==> flow/design.v <==
module  rgb_hsv(
	input                         clk,
	input                         rst,	
	input	     [7:0]            rgb_r,
	input	     [7:0]            rgb_g,
	input	     [7:0]            rgb_b,	
	output reg [8:0] 			  hsv_h, 
	output reg [7:0] 			  hsv_s, 
	output reg [7:0] 			  hsv_v  
);
reg [7:0] top; 
reg [13:0] top_60; 
reg [2:0] rgb_se;
reg [2:0] rgb_se_n; 
reg [7:0] max; 
reg [7:0] min; 
reg [7:0] max_min; 
reg [7:0] hsv_s_m;
reg [7:0] max_n;
reg [7:0] division; 
wire r_g, r_b, g_b;
assign r_g = (rgb_r > rgb_g)? 1'b1:1'b0; 
assign r_b = (rgb_r > rgb_b)? 1'b1:1'b0; 
assign g_b = (rgb_g > rgb_b)? 1'b1:1'b0; 
always @ (posedge clk or negedge rst)
begin
	if (!rst)
	begin
		max <= 8'd0;
		min <= 8'd0;
		top <= 8'd0;
		rgb_se <= 3'b010;
	end
	else 
	begin
	case ({r_g,r_b,g_b})
	3'b000:
			begin 
			max <= rgb_b;
			min <= rgb_r;
			top <= rgb_g - rgb_r; 
			rgb_se <= 3'b000;
			end
	3'b001:
			begin 
			max <= rgb_g;
			min <= rgb_r;
			top <= rgb_b - rgb_r; 
			rgb_se <= 3'b001;
			end
	3'b011:
			begin 
			max <= rgb_g;
			min <= rgb_b;
			top <= rgb_r - rgb_b; 
			rgb_se <= 3'b011;
			end
	3'b100:
			begin 
			max <= rgb_b;
			min <= rgb_g;
			top <= rgb_r - rgb_g; 
			rgb_se <= 3'b100;
			end
	3'b110:
			begin 
			max <= rgb_r;
			min <= rgb_g;
			top <= rgb_b - rgb_g; 
			rgb_se <= 3'b110;
			end
	3'b111:
			begin 
			max <= rgb_r;
			min <= rgb_b;
			top <= rgb_g - rgb_b; 
			rgb_se <= 3'b111;
			end
	default
			begin
			max <= 8'd0;
			min <= 8'd0;
			top <= 8'd0;
			rgb_se <= 3'b010;
			end
	endcase
end
end
always @ (posedge clk or negedge rst)
begin
	if (!rst)
		begin
		top_60 <= 14'd0;
		rgb_se_n <= 3'b010;
		max_min <= 8'd0;
		max_n <= 8'd0;
		end
	else
		begin
		top_60 <= {top,6'b000000} - {top,2'b00}; 
		rgb_se_n <= rgb_se;
		max_min <= max - min;
		max_n <= max;
		end
end
always @ (*)
begin
	division = (max_min > 8'd0) ? top_60 / max_min : 8'd240; 
end
always @ (posedge clk or negedge rst)
begin
	if (!rst)
		hsv_h <= 9'd0;
	else 
	begin
	case (rgb_se_n)
	3'b000:
			hsv_h <= 9'd240 - division; 
	3'b001:
			hsv_h <= 9'd120 + division; 
	3'b011:
			hsv_h <= 9'd120 - division; 
	3'b100:
			hsv_h <= 9'd240 + division; 
	3'b110:
			hsv_h <= 9'd360 - division; 
	3'b111:
			hsv_h <= division; 
	default
			hsv_h <= 9'd0;
	endcase
end
end
always @ (*)
begin
	hsv_s_m = (max_n > 8'd0)? ((max_min == max_n) ? 8'd255 : {max_min[7:0],8'b00000000} / max_n) : 8'd0;
end
always@(posedge clk or negedge rst)
begin
	if (!rst)
      hsv_s <= 8'd0;
	else
	hsv_s <= hsv_s_m;
end
always@(posedge clk or negedge rst)
begin
  if (!rst)
  hsv_v <= 8'd0;
  else
  hsv_v <= max_n;
 end
endmodule
module HSVComparator (
    input   clk,
    input wire [8:0] hsv_get_h, hsv_get_s, hsv_get_v,
    input wire [8:0] hsv_set_h, hsv_set_s, hsv_set_v,
    input wire [2:0] threshold_level,
    output reg [1:0] similar_flag  
);
parameter THRESHOLD1_H = 60, THRESHOLD1_S = 32, THRESHOLD1_V = 32;   
parameter THRESHOLD2_H = 15, THRESHOLD2_S = 8,  THRESHOLD2_V = 8;  
parameter THRESHOLD3_H = 10, THRESHOLD3_S = 5,  THRESHOLD3_V = 5;  
parameter THRESHOLD4_H = 5,  THRESHOLD4_S = 3,  THRESHOLD4_V = 3;   
reg [8:0] h_diff, s_diff, v_diff;
function [8:0] abs_diff;
    input [8:0] a, b;
    if (a > b) begin
        abs_diff = a - b;
    end else begin
        abs_diff = b - a;
    end
endfunction
always @(posedge clk) begin
    similar_flag <= 2'b0;  
    h_diff = abs_diff(hsv_get_h, hsv_set_h);
    s_diff = abs_diff(hsv_get_s, hsv_set_s);
    v_diff = abs_diff(hsv_get_v, hsv_set_v);
    if (h_diff > 180) begin
        h_diff = 360 - h_diff;
    end
    if ({hsv_set_h,hsv_set_s,hsv_set_v} == 24'b0)begin
        similar_flag <= 2'b10;
    end
    else begin
    case(threshold_level)
        3'b000: begin  
            if (h_diff <= THRESHOLD1_H && s_diff <= THRESHOLD1_S && v_diff <= THRESHOLD1_V) begin
                similar_flag <= 2'b01;  
            end
        end
        3'b001: begin  
            if (h_diff <= THRESHOLD2_H && s_diff <= THRESHOLD2_S && v_diff <= THRESHOLD2_V) begin
                similar_flag <= 2'b01;  
            end
        end
        3'b010: begin  
            if (h_diff <= THRESHOLD3_H && s_diff <= THRESHOLD3_S && v_diff <= THRESHOLD3_V) begin
                similar_flag <= 2'b01;  
            end
        end
        3'b111: begin  
            if (h_diff <= THRESHOLD4_H && s_diff <= THRESHOLD4_S && v_diff <= THRESHOLD4_V) begin
                similar_flag <= 2'b01;  
            end
        end
        default: ;  
    endcase 
    end
end
endmodule
module color_match (
    input  wire       clk,
    input  wire       rst_n,
    input  wire [7:0] get_r,
    input  wire [7:0] get_g,
    input  wire [7:0] get_b,
    input  wire [7:0] set_r,
    input  wire [7:0] set_g,
    input  wire [7:0] set_b,
    input  wire [2:0] threshold_level,
    output wire [8:0] get_h,
    output wire [7:0] get_s,
    output wire [7:0] get_v,
    output wire [8:0] set_h,
    output wire [7:0] set_s,
    output wire [7:0] set_v,
    output wire [1:0] similar_flag
);
    rgb_hsv rgb_hsv_get_inst (
        .clk   (clk),
        .rst   (rst_n),
        .rgb_r (get_r),
        .rgb_g (get_g),
        .rgb_b (get_b),
        .hsv_h (get_h),
        .hsv_s (get_s),
        .hsv_v (get_v)
    );
    rgb_hsv rgb_hsv_set_inst (
        .clk   (clk),
        .rst   (rst_n),
        .rgb_r (set_r),
        .rgb_g (set_g),
        .rgb_b (set_b),
        .hsv_h (set_h),
        .hsv_s (set_s),
        .hsv_v (set_v)
    );
    HSVComparator HSVComparator_inst (
        .clk             (clk),
        .hsv_get_h       (get_h),
        .hsv_get_s       ({1'b0, get_s}),
        .hsv_get_v       ({1'b0, get_v}),
        .hsv_set_h       (set_h),
        .hsv_set_s       ({1'b0, set_s}),
        .hsv_set_v       ({1'b0, set_v}),
        .threshold_level (threshold_level),
        .similar_flag    (similar_flag)
    );
endmodule
; ---- Reports on color_match
; The steps from the RTL of color_match to its reports follow in flow order.
; Lines are those of the file above, counted from 1.
; Operators carry their Yosys type and port widths (W data, S select, Z words).
; Cell names lack the library's common part.
; A cell with -- has no value.
[setup]
top_module = color_match
clk_port = clk
lib = sky130hd
lib_corner = tt_025C_1v80

; ---- Word level
; Counts by Yosys on the flattened word-level netlist (proc, flatten, opt, wreduce; memories kept). Register bits leave out memories and registers merged into their read ports (data or address); mux counts leave out enables and synchronous resets folded into registers. Print and check cells are left out. Cells with the same type and inputs are merged into one.
[bits]
regBits = 172
latchBits = 0
ram_bits = 0
rom_bits = 0
clocked_rd_ports_x_width = 0
memories = 0
input_bits = 53
output_inout_bits = 52
word_cells = 168
[classes]
n_addsub = 33
n_mul = 0
n_div = 4
n_cmp = 26
equal = 25
shifts = 0
muxes = 31
n_logic = 0
reduce_and_logical = 26
[ops]
columns = cell, n
row1 = $div A16 B8 Y16, 2
row2 = $div A14 B8 Y14, 2
row3 = $sub A8 B8 Y8, 14
row4 = $pmux W9 S6, 2
row5 = $pmux W8 S6, 2
row6 = $pmux W8 S3, 4
row7 = $gt A8 B8 Y1, 8
row8 = $mux W8, 6
row9 = $eq A3 B3 Y1 const B, 13
row10 = $sub A8 B8 Y9, 4
row11 = $le A9 B4 Y1 const B, 4
row12 = $pmux W3 S6, 2
row13 = $mux W9, 4
row14 = $gt A8 B1 Y1 const B, 4
row15 = $sub A14 B10 Y14, 2
row16 = $logic_not A27 Y1, 1
row17 = $le A9 B3 Y1 const B, 3
row18 = $le A9 B6 Y1 const B, 3
row19 = $reduce_or A2 Y1, 12
row20 = $add A7 B8 Y9 const A, 2
row21 = $sub A7 B8 Y9 const A, 2
row22 = $add A8 B8 Y9 const A, 2
row23 = $sub A8 B8 Y9 const A, 2
row24 = $le A9 B2 Y1 const B, 2
row25 = $sub A9 B8 Y9 const A, 2
row26 = $sub A9 B9 Y9, 2
row27 = $eq A8 B8 Y1, 2
row28 = $eq A3 B1 Y1 const B, 5
; Not listed: further kinds 8, cells in them 32.

; ---- Longest topological paths
; Yosys ltp: most cells in a row. Word level: on the elaborated netlist, between registers, memories and ports. Mapped: between sequential cells and ports; inverters and the memories' decode and read muxes count.
[logic_depth]
ltp_word = 9
ABC_AREA = 0
ltp_mapped = 151
depth_no_buf = 142

; ---- Synthesis result
; Yosys stat after the flow's synthesis: flattened, memories mapped to cells. It holds for the ABC_AREA given above (unset counts as 0); a run with the other value may have another netlist.
; The area totals of this step are shown rounded.
[mapped]
mapped_cells = 4320
synth_area_um2 = 33200
sequential_area_um2 = 4200
ffs = 168
buffers = 128
[types]
columns = cell, n
row1 = ha_1, 518
row2 = dfrtp_1, 162
row3 = a21oi_1, 288
row4 = a21o_1, 185
row5 = o21a_1, 183
row6 = xnor2_1, 156
row7 = nor2_1, 357
row8 = o21ai_0, 256
row9 = inv_1, 315
row10 = mux2_2, 100
row11 = nand2_1, 285
row12 = nor3_1, 184
row13 = xor2_1, 89
row14 = mux2i_1, 66
row15 = nand2b_1, 75
row16 = fa_1, 22
row17 = nor2b_1, 66
row18 = clkbuf_1, 107
; Not listed: further types 102, cells in them 906.
; The figures by module come from a second, unflattened synthesis with its own total; it is not the netlist above.
[unflattened]
hier_cells = 4318
hier_area_um2 = 33200
; Each row is one instance without its submodules.
[by_module]
columns = mod, instances, cells, mod_area_um2, seq_area_um2
row1 = rgb_hsv, 2, 1917, 14900, 2080
row2 = HSVComparator, 1, 483, 3310, 40.0
row3 = color_match, 1, 1, 3.8, 0.0

; ---- Timing after synthesis
; Path of least setup slack by OpenSTA after synthesis, without wires, with an ideal clock, recovery checks aside; 20% of the period is set as input and as output delay. Where synthesis merged equal registers, the netlist keeps one of their names.
[synth_path]
path_type = register -> register
start = register rgb_hsv_get_inst.max_n[0]
end = register rgb_hsv_get_inst.hsv_s[0]
tclk_ps = 28000
setup_time_ps = 154
t_first_pin_ps = 0
t_arrival_ps = 29542
required_ps = 27846
setup_slack_ps = -1697
delay_ps = 29696
stages = 146
n_path_buf = 9
synth_period_reached_ps = 29697
; "delay_ps" is the arrival time less input delay plus setup time.
; "stages": output pins that drive a net of the path, with the launching flip-flop's if there is one; two outputs of one cell count as two.
; "synth_period_reached_ps" is the clock period less the worst setup slack; recovery checks do not enter. This is arithmetic on one report: input and output delays are still those of the set period (20% each).
; The rows between start and end are the longest chain of elaborated cells between them; the timing report does not say that the signal goes this way. Where chains are equally long, one stands for them.
; A line is the first line of the expression or statement that the cell stems from. Yosys adds cells for indexed reads and writes and turns some case tables into memories.
[synth_via]
path_cell_list = dfrtp_1 > clkbuf_1 > clkinv_1 > ha_1 > a21oi_1 > a21oi_1 > ha_1 > or4b_2 > o311ai_0 > a32oi_1 > ha_1 > o211ai_1 > a211oi_4 > mux2i_1 > inv_1 > ha_1 > or3_1 > o22a_1 > [110 not listed] > nor2_1 > o21ai_0 > nand2b_1 > a21oi_1 > inv_1 > a311oi_1 > and3_1 > mux2_1 > mux2_2 > ha_1 > a21o_1 > a21oi_1 > nor2_1 > nand2b_1 > nand4_1 > a2111oi_0 > o2111a_1 > a21oi_1
elab_chain_len = 3
[synth_lines]
columns = element, line
row1 = "start, declared", 19  ; reg [7:0] max_n;
row2 = "start, assigned", 96  ; max_n <= 8'd0;
row3 = "start, assigned", 103  ; max_n <= max;
row4 = $div A16 B8 Y16, 136  ; hsv_s_m = (max_n > 8'd0)? ((max_min == max_n) ? 8'd255 : {max_min[7:0],8'b00000000} / max_n) : 8'd0;
row5 = $mux W8 (2 in a row), 136
row6 = "end, assigned", 141  ; hsv_s <= 8'd0;
row7 = "end, assigned", 143  ; hsv_s <= hsv_s_m;
row8 = "end, declared", 8  ; output reg [7:0] hsv_s,

; ---- Timing after layout
; From the final timing report of run A: the path of least setup slack in the routed layout; clock arrival at registers is part of the times.
; The report prints the path's times to 10 ps; the period is as set.
[layout_path]
path_type = register -> register
start = register rgb_hsv_get_inst.max_n[7]
end = register rgb_hsv_get_inst.hsv_s[0]
tclk_ps = 18700
setup_time_ps = 110
t_first_pin_ps = 490
t_arrival_ps = 26710
required_ps = 19070
setup_slack_ps = -7640
stages = 135
n_path_buf = 3
; The rows between start and end are the longest chain of elaborated cells between them; the timing report does not say that the signal goes this way. Where chains are equally long, one stands for them.
[layout_via]
path_cell_list = dfrtp_1 > nor4_4 > nand2_1 > nor2_2 > a21oi_1 > a21oi_1 > ha_1 > or4b_4 > o311ai_4 > a32oi_2 > ha_1 > o211ai_1 > a211oi_4 > mux2i_1 > inv_1 > ha_4 > or3_1 > o22a_1 > [99 not listed] > o21a_1 > nor2_2 > nor2_2 > o21ai_2 > nand2b_1 > a21oi_2 > inv_1 > a311oi_2 > and3_4 > buf_4 > mux2_2 > ha_1 > a21o_1 > a211oi_2 > nand4_1 > a2111oi_2 > o2111a_1 > a21oi_1
elab_chain_len = 3
[layout_lines]
columns = element, line
row1 = "start, declared", 19  ; reg [7:0] max_n;
row2 = "start, assigned", 96  ; max_n <= 8'd0;
row3 = "start, assigned", 103  ; max_n <= max;
row4 = $div A16 B8 Y16, 136  ; hsv_s_m = (max_n > 8'd0)? ((max_min == max_n) ? 8'd255 : {max_min[7:0],8'b00000000} / max_n) : 8'd0;
row5 = $mux W8 (2 in a row), 136
row6 = "end, assigned", 141  ; hsv_s <= 8'd0;
row7 = "end, assigned", 143  ; hsv_s <= hsv_s_m;
row8 = "end, declared", 8  ; output reg [7:0] hsv_s,

; Top module color_match; platform sky130hd; tools Yosys and OpenROAD; 6 stored runs in no particular order. Input and output delays are each 20% of the period that was set; the output load is 0.01 pF.
; "clock_period_reached_ps" means the clock period less the worst setup slack. The figure is calculated, with input and output delays left at 20% of the set period.
; "worstPathTime_ps": the worst setup path's part of the clock period (all of it between registers, 20% less for each end at a port) less its slack. A launch clock that arrives late makes it longer, a capture clock that arrives late makes it shorter.
; "worstPathTime_ps" is known to 10 ps.
; The measured numbers are rounded.

[run A: settings]
ABC_AREA = 0
CAP_MARGIN = 15
CELL_PAD_IN_SITES_GLOBAL_PLACEMENT = 3
CORE_ASPECT_RATIO = 1.37
CORE_MARGIN = 8
CORE_UTILIZATION = 43
CTS_CLUSTER_SIZE = 18
GPL_TIMING_DRIVEN = 1
HOLD_SLACK_MARGIN = 0.28
SETUP_SLACK_MARGIN = 5.0
period_ns = 18.7
SLEW_MARGIN = 20
[run A: results]
total_die_area_um2 = 86600
hold_ws_ps = 353
fin_util_frac = 0.673
synthesis_area_um2 = 33200
clock_period_reached_ps = 26339
worstPathTime_ps = 26340
timing.worst_path_kind = register -> register
worst_setup_slack_ps = -7640
finish.stdcell_area_um2 = 51600
setup_tns_ps = -136000

[run B: settings]
ABC_AREA = 1
CAP_MARGIN = 20
CORE_ASPECT_RATIO = 0.53
CORE_MARGIN = 9
CORE_UTILIZATION = 39
CTS_CLUSTER_SIZE = 47
MAX_ROUTING_LAYER = met5
PLACE_DENSITY = 0.48
SETUP_SLACK_MARGIN = 3.45
SLEW_MARGIN = 5
TNS_END_PERCENT = 10
period_ns = 19.4
[run B: results]
setup_tns_ps = -51100
hold_ws_ps = 350
finish.stdcell_area_um2 = 50900
synthesis_area_um2 = 33000
total_die_area_um2 = 96000
worst_setup_slack_ps = -3130
fin_util_frac = 0.608
worstPathTime_ps = 22530
timing.worst_path_kind = register -> register
clock_period_reached_ps = 22533

[run C: settings]
ABC_AREA = 1
CELL_PAD_IN_SITES_DETAIL_PLACEMENT = 1
CELL_PAD_IN_SITES_GLOBAL_PLACEMENT = 1
CORE_UTILIZATION = 67
CTS_CLUSTER_DIAMETER = 224
PLACE_DENSITY_LB_ADDON = 0.14
SETUP_SLACK_MARGIN = 5.0
TNS_END_PERCENT = 100
period_ns = 46.9
CAP_MARGIN = 20
CORE_MARGIN = 2
SLEW_MARGIN = 20
[run C: results]
outcome = no final report: placement broke off with FLW-0024

[run D: settings]
CELL_PAD_IN_SITES_GLOBAL_PLACEMENT = 1
CORE_MARGIN = 3
CORE_UTILIZATION = 51
CTS_CLUSTER_SIZE = 45
GPL_ROUTABILITY_DRIVEN = 1
MAX_ROUTING_LAYER = met5
MIN_ROUTING_LAYER = met1
TNS_END_PERCENT = 25
period_ns = 28.0
CAP_MARGIN = 20
SLEW_MARGIN = 20
[run D: results]
worstPathTime_ps = 26730
timing.worst_path_kind = register -> register
setup_tns_ps = 0
clock_period_reached_ps = 26733
fin_util_frac = 0.613
synthesis_area_um2 = 33200
total_die_area_um2 = 68300
hold_ws_ps = 357
finish.stdcell_area_um2 = 39100
worst_setup_slack_ps = 1270

[run E: settings]
CELL_PAD_IN_SITES_GLOBAL_PLACEMENT = 1
CORE_MARGIN = 3
CTS_CLUSTER_SIZE = 45
MAX_ROUTING_LAYER = met4
period_ns = 28.0
CAP_MARGIN = 20
CORE_UTILIZATION = 40
SLEW_MARGIN = 20
[run E: results]
worstPathTime_ps = 26610
timing.worst_path_kind = register -> register
total_die_area_um2 = 86600
worst_setup_slack_ps = 1390
fin_util_frac = 0.48
setup_tns_ps = 0
synthesis_area_um2 = 33200
clock_period_reached_ps = 26615
hold_ws_ps = 352
finish.stdcell_area_um2 = 39500

[run F: settings]
CELL_PAD_IN_SITES_GLOBAL_PLACEMENT = 1
CORE_MARGIN = 3
CTS_CLUSTER_SIZE = 45
GPL_ROUTABILITY_DRIVEN = 0
MAX_ROUTING_LAYER = met5
MIN_ROUTING_LAYER = met2
TNS_END_PERCENT = 25
period_ns = 28.0
CAP_MARGIN = 20
CORE_UTILIZATION = 40
SLEW_MARGIN = 20
[run F: results]
hold_ws_ps = 357
clock_period_reached_ps = 26940
total_die_area_um2 = 86600
worst_setup_slack_ps = 1060
synthesis_area_um2 = 33200
fin_util_frac = 0.491
setup_tns_ps = 0
worstPathTime_ps = 26940
timing.worst_path_kind = register -> register
finish.stdcell_area_um2 = 40400
